==> flow/design.v <==
module float_adder(
    input   clk,
    input   rst,
    input   [31:0]  x,
    input   [31:0]  y,
    output  reg [31:0]  z,
    output  reg [1:0]   overflow, 
    output  reg done
);
    reg [24:0]  m_x, m_y, m_z;
    reg [7:0]   exp_x, exp_y, exp_z;
    reg [2:0]   state_now;
    reg sign_z;
    reg [31:0]  x_q, y_q;
    reg [24:0] out_x,out_y,mid_y,mid_x;
    reg [7:0] move_tot;
    reg [2:0] bigger;
    parameter start = 3'b000, zerocheck = 3'b001, equalcheck = 3'b010, addm = 3'b011, normal = 3'b100, over = 3'b110;
    always @(posedge clk) begin
        if(!rst)begin
            state_now <= start;
            done <= 1'b0;
        end
        else begin
        done <= 1'b0;
        case(state_now)
            start:
                begin
                    x_q <= x;
                    y_q <= y;
                    bigger <= 2'b00;
                    exp_x <= x[30:23];
                    exp_y <= y[30:23];
                    m_x <= {1'b0, 1'b1, x[22:0]};
                    m_y <= {1'b0, 1'b1, y[22:0]};
                    out_x <= 25'b0;
                    out_y <= 25'b0;
                    move_tot <= 8'b0;
                    mid_y<={24'b0,1'b1};
                    mid_x<={24'b0,1'b1};
                    if((x[30:23] == 8'd255 && x[22:0] != 0) || (y[30:23] == 8'd255 && y[22:0] != 0)) 
                        begin
                            overflow <= 2'b11;
                            state_now <= over;
                            sign_z <= 1'b1;
                            exp_z <= 8'b11111111;
                            m_z <= 23'b11111111111111111111111;
                        end
                    else if((x[30:23] == 8'd255 && x[22:0] == 0) || (y[30:23] == 8'd255 && y[22:0] == 0)) 
                        begin
                            overflow <= 2'b11;
                            state_now <= over;
                            sign_z <= 1'b0;
                            exp_z <= 8'b11111111;
                            m_z <= 23'b0;
                        end
                    else
                        begin
                            overflow <= 2'b00;
                            state_now <= zerocheck;
                        end
                end
            zerocheck:
                begin
                    if(m_x[22:0] == 23'b0 && exp_x == 8'b0)
                        begin
                            sign_z <= y_q[31];
                            exp_z <= exp_y;
                            m_z <= m_y;
                            state_now <= over;
                        end
                    else if(m_y[22:0] == 23'b0 && exp_y == 8'b0)
                        begin
                            sign_z <= x_q[31];
                            exp_z <= exp_x;
                            m_z <= m_x;
                            state_now <= over;
                        end
                    else
                        begin
                            state_now <= equalcheck;
                        end
                    if(m_x[22:0] != 23'b0 && exp_x == 8'b0)
                        begin
                            m_x <= {1'b0, 1'b0, x_q[22:0]};
                        end
                    if(m_y[22:0] != 23'b0 && exp_y == 8'b0)
                        begin
                            m_y <= {1'b0, 1'b0, y_q[22:0]};
                        end
                end
            equalcheck:
                begin
                    if(exp_x == exp_y)
                        begin
                            if(bigger == 2'b0)
                                begin
                                    state_now <= addm; 
                                end
                            else if(bigger == 2'b10)
                                begin
                                    if(out_y > mid_y)
                                        begin
                                            m_y <= m_y + 1'b1;
                                        end 
                                    else if(out_y < mid_y)
                                        begin
                                            m_y <= m_y;
                                        end
                                    else if(out_y == m_y)
                                        begin
                                            if(m_y[0] == 1)
                                                begin
                                                    m_y <= m_y + 1'b1;
                                                end
                                            else
                                                begin
                                                    m_y <= m_y;
                                                end
                                        end
                                    state_now <= addm;
                                end
                            else if(bigger == 2'b01)
                                begin
                                    if(out_x > mid_x)
                                        begin
                                            m_x <= m_x + 1'b1;
                                        end 
                                    else if(out_x < mid_x)
                                        begin
                                            m_x <= m_x;
                                        end
                                    else if(out_x == m_x)
                                        begin
                                            if(m_x[0] == 1)
                                                begin
                                                    m_x <= m_x + 1'b1;
                                                end
                                            else
                                                begin
                                                    m_x <= m_x;
                                                end
                                        end
                                    state_now <= addm;
                                end
                        end
                    else
                        begin
                            if(exp_x > exp_y)
                                begin
                                    bigger <= 2'b01;
                                    exp_y <= exp_y + 1'b1;
                                    m_y[23:0] <= {1'b0, m_y[23:1]};
                                    out_y[move_tot] <= m_y[0];
                                    mid_y <= {mid_y[23:0], mid_y[24]};
                                    move_tot <= move_tot + 1'b1;
                                    if(m_y == 24'b0) 
                                        begin
                                            sign_z <= x_q[31];
                                            exp_z <= exp_x;
                                            m_z <= m_x;
                                            state_now <= over;
                                        end
                                    else
                                        begin
                                            state_now <= equalcheck;
                                        end
                                end 
                            else
                                begin
                                    bigger <= 2'b10;
                                    exp_x <= exp_x + 1'b1;
                                    m_x[23:0] <= {1'b0, m_x[23:1]};
                                    out_x[move_tot] <= m_x[0];
                                    mid_x <= {mid_x[23:0], mid_x[24]};
                                    move_tot <= move_tot + 1'b1;
                                    if(m_x == 24'b0) 
                                        begin
                                            sign_z <= y_q[31];
                                            exp_z <= exp_y;
                                            m_z <= m_y;
                                            state_now <= over;
                                        end
                                    else
                                        begin
                                            state_now <= equalcheck;
                                        end
                                end
                        end
                end
            addm:
                begin
                    if(x_q[31] ^ y_q[31] == 1'b0)
                        begin
                            exp_z <= exp_x;
                            sign_z <= x_q[31];
                            m_z <= m_x + m_y;
                            state_now <= normal;
                        end 
                    else
                        begin
                            if(m_x > m_y)
                                begin
                                    exp_z <= exp_x;
                                    sign_z <= x_q[31];
                                    m_z <= m_x - m_y;
                                    state_now <= normal;
                                end
                            else if(m_x < m_y)
                                begin
                                    exp_z <= exp_y;
                                    sign_z <= y_q[31];
                                    m_z <= m_y - m_x;
                                    state_now <= normal;
                                end
                            else
                                begin
                                    sign_z <= 1'b0;
                                    exp_z <= 8'b0;
                                    m_z <= 23'b0;
                                    state_now <= over;
                                end
                        end
                end
            normal:
                begin
                    if(m_z[24] == 1'b1)
                        begin
                            if(m_z[0] == 1)
                                begin
                                    m_z <= m_z + 1'b1;
                                    m_z[0] <= 0;
                                    state_now <= normal;
                                end
                            else
                                begin
                                     m_z <= {1'b0, m_z[24:1]};
                                    exp_z <= exp_z + 1'b1;
                                    state_now <= over;
                                end
                        end 
                    else
                        begin
                            if(m_z[23] == 1'b0 && exp_z >= 1)
                                begin
                                    m_z <= {m_z[23:0], 1'b0};
                                    exp_z <= exp_z - 1'b1;
                                    state_now <= normal;
                                end 
                            else
                                begin
                                    state_now <= over;
                                end
                        end
                end
            over:
                begin
                    z <= {sign_z, exp_z[7:0], m_z[22:0]};
                    done <= 1'b1;
                    if(overflow)
                        begin
                            overflow <= overflow;
                            state_now <= start;
                        end
                    else if(exp_z == 8'd255)
                        begin
                            overflow <= 2'b01;
                            state_now <= start;
                        end
                    else if(exp_z == 8'd0 && m_z[22:0] != 23'b0)
                        begin
                            overflow <= 2'b10;
                            state_now <= start;
                        end
                    else
                        begin
                            overflow <= 2'b0;
                            state_now <= start;
                        end
                end
            default:
                begin
                    state_now <= start;
                end
        endcase    
        end
    end
endmodule
Step by step through the tools: float_adder
Each step is given for the RTL above and for the edited RTL.
Lines under "before" count in the file above, lines under "after" in the edited file.
"delta" is "after" less "before", of the values as shown; "change_rel_pct" is that difference over "before", in percent.
Library cell names are shortened.
{ "design": {"design": "float_adder", "clk_port": "clk", "library": "sky130hd", "pvt_corner": "tt_025C_1v80"} }

The edit
The edit as a unified diff against the file above.
The edited RTL no longer does the same as the RTL above: the edit was made by script, with no optimisation intended.
begin of diff
@@ -4,8 +4,10 @@
     input   [31:0]  x,
     input   [31:0]  y,
-    output  reg [31:0]  z,
+    output  reg [31:0]  z_o,
     output  reg [1:0]   overflow, 
     output  reg done
 );
+    reg [31:0] z;
+    always @(posedge clk) z_o <= z;
     reg [24:0]  m_x, m_y, m_z;
     reg [7:0]   exp_x, exp_y, exp_z;
end of diff

Word level
Counts by Yosys on the flattened word-level netlist (proc, flatten, opt, wreduce; memories kept). Register bits leave out memories and registers merged into their read ports (data or address). Print and check cells are left out. Cells with the same type and inputs are merged into one.
{ "word_totals": {"columns": ["item", "before", "after", "delta", "change_rel_pct"], "rows": [
  ["wordCells", 297, 298, 1, 0.34],
  ["inputBits", 66, 66, 0, 0.00],
  ["out_inout_bits", 35, 35, 0, 0.00],
  ["ff_bits", 313, 345, 32, 10.22]
]} }
{ "classes": {"columns": ["item", "before", "after", "delta", "change_rel_pct"], "rows": [
  ["add_sub_neg", 12, 12, 0, 0.00],
  ["shifts", 3, 3, 0, 0.00],
  ["n_reduce_logical", 50, 50, 0, 0.00],
  ["logic", 8, 8, 0, 0.00],
  ["n_mux", 143, 143, 0, 0.00],
  ["n_cmp", 8, 8, 0, 0.00],
  ["n_eq", 49, 49, 0, 0.00]
]} }
Unchanged operator kinds not shown: 62.

Logic depth
Depth = most cells in a row (Yosys ltp): at word level without a register or memory, in the mapped netlist without a sequential cell, where the memories' decode and read muxes count.
{ "depth": {"columns": ["item", "before", "after", "delta", "change_rel_pct"], "rows": [
  ["word_depth", 10, 10, 0, 0.00],
  ["ABC_AREA", "0", "0", null, null],
  ["ltp_mapped", 14, 16, 2, 14.29],
  ["mapped_depth_nobuf", 13, 14, 1, 7.69]
]} }

Netlist
Source: synth_stat.txt of the flow (Yosys; design flattened, memories mapped). It holds for the ABC_AREA given above (unset counts as 0); a run with the other value may have another netlist.
{ "synth_totals": {"columns": ["item", "before", "after", "delta", "change_rel_pct"], "rows": [
  ["yosys_area_um2", 21670.8, 22397.7, 726.9, 3.35],
  ["buffers", 145, 136, -9, -6.21],
  ["mapped_cells", 2328, 2323, -5, -0.21],
  ["sequential_area_um2", 8908.5, 9549.2, 640.7, 7.19],
  ["ffs", 300, 332, 32, 10.67]
]} }
{ "by_type": {"columns": ["cell", "before", "after", "delta", "change_rel_pct"], "rows": [
  ["nor2_1", 261, 138, -123, -47.13],
  ["and2_1", 19, 89, 70, 368.42],
  ["dfxtp_1", 10, 42, 32, 320.00],
  ["a21oi_1", 166, 143, -23, -13.86],
  ["a22oi_1", 21, 44, 23, 109.52],
  ["mux2i_1", 33, 12, -21, -63.64],
  ["o21ai_0", 107, 127, 20, 18.69],
  ["a21o_1", 39, 19, -20, -51.28],
  ["xnor2_1", 129, 113, -16, -12.40],
  ["clkbuf_1", 131, 116, -15, -11.45],
  ["o221ai_1", 26, 41, 15, 57.69],
  ["o21a_1", 22, 9, -13, -59.09],
  ["a21boi_1", 0, 13, 13, null],
  ["a22o_1", 20, 8, -12, -60.00],
  ["o21ai_1", 2, 14, 12, 600.00],
  ["nand2b_1", 15, 25, 10, 66.67],
  ["a211oi_1", 17, 9, -8, -47.06],
  ["nand3_1", 81, 74, -7, -8.64]
]} }
Unchanged cell types not shown: 7.
The list need not be complete.

Path before layout
Source: OpenSTA report_checks on the synthesized netlist (no wires, ideal clock, input and output delay 20% of the period each), path of least setup slack; recovery checks are left aside. Register names are those of the netlist, which keeps one name where synthesis merged equal registers.
{ "synth_timing": {"columns": ["item", "before", "after", "delta", "change_rel_pct"], "rows": [
  ["path_type", "register -> register", "register -> register", null, null],
  ["from", "reg exp_x[5]", "reg exp_y[1]", null, null],
  ["to", "reg exp_y[0]", "reg exp_x[0]", null, null],
  ["t_arrival_ps", 5717, 3997, -1720, -30.09],
  ["delay_ps", 6280, 4471, -1809, -28.81],
  ["setup_ps", 563, 474, -89, null],
  ["launch_ps", 0, 0, 0, null],
  ["t_required_ps", 4437, 4526, 89, 2.01],
  ["driving_pins", 7, 9, 2, 28.57],
  ["setup_slack_ps", -1280, 529, 1809, null],
  ["clock_period_ps", 5000, 5000, 0, 0.00],
  ["path_buffers", 0, 0, 0, null],
  ["synth_period_reached_ps", 6280, 4471, -1809, -28.81]
]} }
"delay_ps" is the arrival time less input delay plus setup time.
"driving_pins" counts driving pins, that of a launching flip-flop among them; a cell with two outputs on the path counts twice.
"synth_period_reached_ps" is the clock period less the worst setup slack; recovery checks do not enter. This is arithmetic on one report: input and output delays are still those of the set period (20% each).
Between the ends stands the longest chain of elaborated cells between them, by number of cells; it is not shown to be the way that was timed. Of several equally long chains one is given.
Each line given opens the expression or statement behind the cell; cells for indexed reads and writes are added by Yosys, which also makes memories of some case tables.
before: Only ways into the end's enable, where the timed path ends, are counted here.
{ "synth_via_before": {"path_cell_list": "edfxtp_1 ha_1 nand4_1 nor2_1 nor2_1 nand2b_1 a21boi_0", "elab_chain_cells": 3, "cone_cells": 5, "cone_lines": 2, "classes_between": "1 x compare; 3 x eq/ne; 1 x reduce/logical"} }
{ "synth_rtl_before": {"columns": ["item", "line_no", "source"], "rows": [
  ["from (decl)", 11, "reg [7:0]   exp_x, exp_y, exp_z;"],
  ["from (assign)", 32, "exp_x <= x[30:23];"],
  ["from (assign)", 172, "exp_x <= exp_x + 1'b1;"],
  ["> comparator 8 bit", 149, "if(exp_x > exp_y)"],
  ["inequality test 2 bit", null, null],
  ["AND reduction 4 bit", null, null],
  ["to (assign)", 33, "exp_y <= y[30:23];"],
  ["to (assign)", 152, "exp_y <= exp_y + 1'b1;"],
  ["to (decl)", 11, null]
]} }
after: Only ways into the end's enable, where the timed path ends, are counted here.
{ "synth_via_after": {"path_cell_list": "edfxtp_1 inv_1 ha_1 nor2b_1 o211ai_2 a21oi_1 a2111oi_4 nor2_1 nor2_1", "elab_chain_cells": 3, "cone_cells": 5, "cone_lines": 2, "classes_between": "1 x compare; 3 x eq/ne; 1 x reduce/logical"} }
{ "synth_rtl_after": {"columns": ["item", "line_no", "source"], "rows": [
  ["from (decl)", 13, "reg [7:0]   exp_x, exp_y, exp_z;"],
  ["from (assign)", 35, "exp_y <= y[30:23];"],
  ["from (assign)", 154, "exp_y <= exp_y + 1'b1;"],
  ["> comparator 8 bit", 151, "if(exp_x > exp_y)"],
  ["inequality test 2 bit", null, null],
  ["AND reduction 4 bit", null, null],
  ["to (assign)", 34, "exp_x <= x[30:23];"],
  ["to (assign)", 174, "exp_x <= exp_x + 1'b1;"],
  ["to (decl)", 13, null]
]} }

Path in the finished layout
From the final timing report of the runs of pair A: the path of least setup slack in the routed layout; clock arrival at registers is part of the times.
The path's times are printed in steps of 10 ps; the period is the one set.
{ "layout_timing": {"columns": ["item", "before", "after", "delta", "change_rel_pct"], "rows": [
  ["path_type", "register -> register", "register -> register", null, null],
  ["from", "reg m_y[8]", "reg m_y[0]", null, null],
  ["to", "reg m_z[12]", "reg m_z[22]", null, null],
  ["setup_slack_ps", 420, 380, -40, null],
  ["setup_ps", 280, 250, -30, null],
  ["driving_pins", 13, 16, 3, 23.08],
  ["t_required_ps", 4610, 4630, 20, 0.43],
  ["clock_period_ps", 4330, 4330, 0, 0.00],
  ["path_buffers", 1, 1, 0, 0.00],
  ["t_arrival_ps", 4190, 4260, 70, 1.67],
  ["launch_ps", 580, 570, -10, -1.72]
]} }
Between the ends stands the longest chain of elaborated cells between them, by number of cells; it is not shown to be the way that was timed. Of several equally long chains one is given.
A register here has more assigning lines than the two given.
before: The path ends at the data pin of a flip-flop with enable; ways to the enable are not counted.
{ "layout_via_before": {"path_cell_list": "edfxtp_1 inv_1 ha_1 a21oi_2 o31ai_1 or4b_1 a21o_1 o31ai_4 nand2_4 and3_1 o311ai_0 buf_4 o211ai_1", "elab_chain_cells": 5, "cone_cells": 17, "cone_lines": 12, "classes_between": "3 x add/sub; 2 x compare; 9 x mux; 3 x reduce/logical"} }
{ "layout_rtl_before": {"columns": ["item", "line_no", "source"], "rows": [
  ["from (decl)", 10, "reg [24:0]  m_x, m_y, m_z;"],
  ["from (assign)", 35, "m_y <= {1'b0, 1'b1, y[22:0]};"],
  ["from (assign)", 89, "m_y <= {1'b0, 1'b0, y_q[22:0]};"],
  ["subtractor 25 bit", 213, "m_z <= m_y - m_x;"],
  ["2-to-1 mux 24 bit", 209, "else if(m_x < m_y)"],
  ["2-to-1 mux 24 bit", 202, "if(m_x > m_y)"],
  ["2-to-1 mux 24 bit", 193, "if(x_q[31] ^ y_q[31] == 1'b0)"],
  ["parallel mux 24 bit (select 5 bit)", 26, "case(state_now)"],
  ["to (assign)", 69, "m_z <= m_y;"],
  ["to (assign)", 76, "m_z <= m_x;"],
  ["to (decl)", 10, null]
]} }
after: The path ends at the data pin of a flip-flop with enable; ways to the enable are not counted.
{ "layout_via_after": {"path_cell_list": "edfxtp_1 inv_1 ha_1 inv_1 fa_1 nand3_1 a21oi_1 nor3_2 o21ai_1 a221o_1 a41oi_1 buf_4 o211a_1 nor2_1 a211oi_1 o21ai_1", "elab_chain_cells": 5, "cone_cells": 17, "cone_lines": 12, "classes_between": "3 x add/sub; 2 x compare; 9 x mux; 3 x reduce/logical"} }
{ "layout_rtl_after": {"columns": ["item", "line_no", "source"], "rows": [
  ["from (decl)", 12, "reg [24:0]  m_x, m_y, m_z;"],
  ["from (assign)", 37, "m_y <= {1'b0, 1'b1, y[22:0]};"],
  ["from (assign)", 91, "m_y <= {1'b0, 1'b0, y_q[22:0]};"],
  ["subtractor 25 bit", 215, "m_z <= m_y - m_x;"],
  ["2-to-1 mux 24 bit", 211, "else if(m_x < m_y)"],
  ["2-to-1 mux 24 bit", 204, "if(m_x > m_y)"],
  ["2-to-1 mux 24 bit", 195, "if(x_q[31] ^ y_q[31] == 1'b0)"],
  ["parallel mux 24 bit (select 5 bit)", 28, "case(state_now)"],
  ["to (assign)", 71, "m_z <= m_y;"],
  ["to (assign)", 78, "m_z <= m_x;"],
  ["to (decl)", 12, null]
]} }

Measured runs
Runs of the flow (Yosys, OpenROAD) on both versions; the two runs of a pair have the same settings. The constraints put input and output delay at 20% of the set period each and load the outputs with 0.01 pF.
{ "settings_pair_A": {"CORE_UTILIZATION": 40, "period_ns": 4.33, "CAP_MARGIN": 20, "CORE_MARGIN": 2, "SLEW_MARGIN": 20} }
{ "measured_pair_A": {"columns": ["item", "before", "after", "delta", "change_rel_pct"], "rows": [
  ["post_route_util_pct", 47.1, 47.4, 0.3, null],
  ["timing.hold.ws_ps", 466, 339, -127, null],
  ["ws_setup_ps", 423, 378, -45, null],
  ["yosys_chip_area_um2", 21670.8, 22397.7, 726.9, 3.35],
  ["design.die.area_um2", 56055.3, 57902.8, 1847.5, 3.30],
  ["final_stdcell_area_um2", 25305.5, 26183.9, 878.4, 3.47]
]} }
{ "settings_pair_B": {"CAP_MARGIN": 35, "CORE_MARGIN": 4, "CORE_UTILIZATION": 16, "GPL_TIMING_DRIVEN": 1, "TNS_END_PERCENT": 25, "period_ns": 2.42, "SLEW_MARGIN": 20} }
{ "measured_pair_B": {"columns": ["item", "before", "after", "delta", "change_rel_pct"], "rows": [
  ["post_route_util_pct", 25.6, 26.0, 0.4, null],
  ["timing.hold.ws_ps", 480, 336, -144, null],
  ["ws_setup_ps", -924, -897, 27, null],
  ["yosys_chip_area_um2", 21670.8, 22397.7, 726.9, 3.35],
  ["design.die.area_um2", 141395.0, 146035.0, 4640.0, 3.28],
  ["final_stdcell_area_um2", 34269.1, 36203.5, 1934.4, 5.64]
]} }
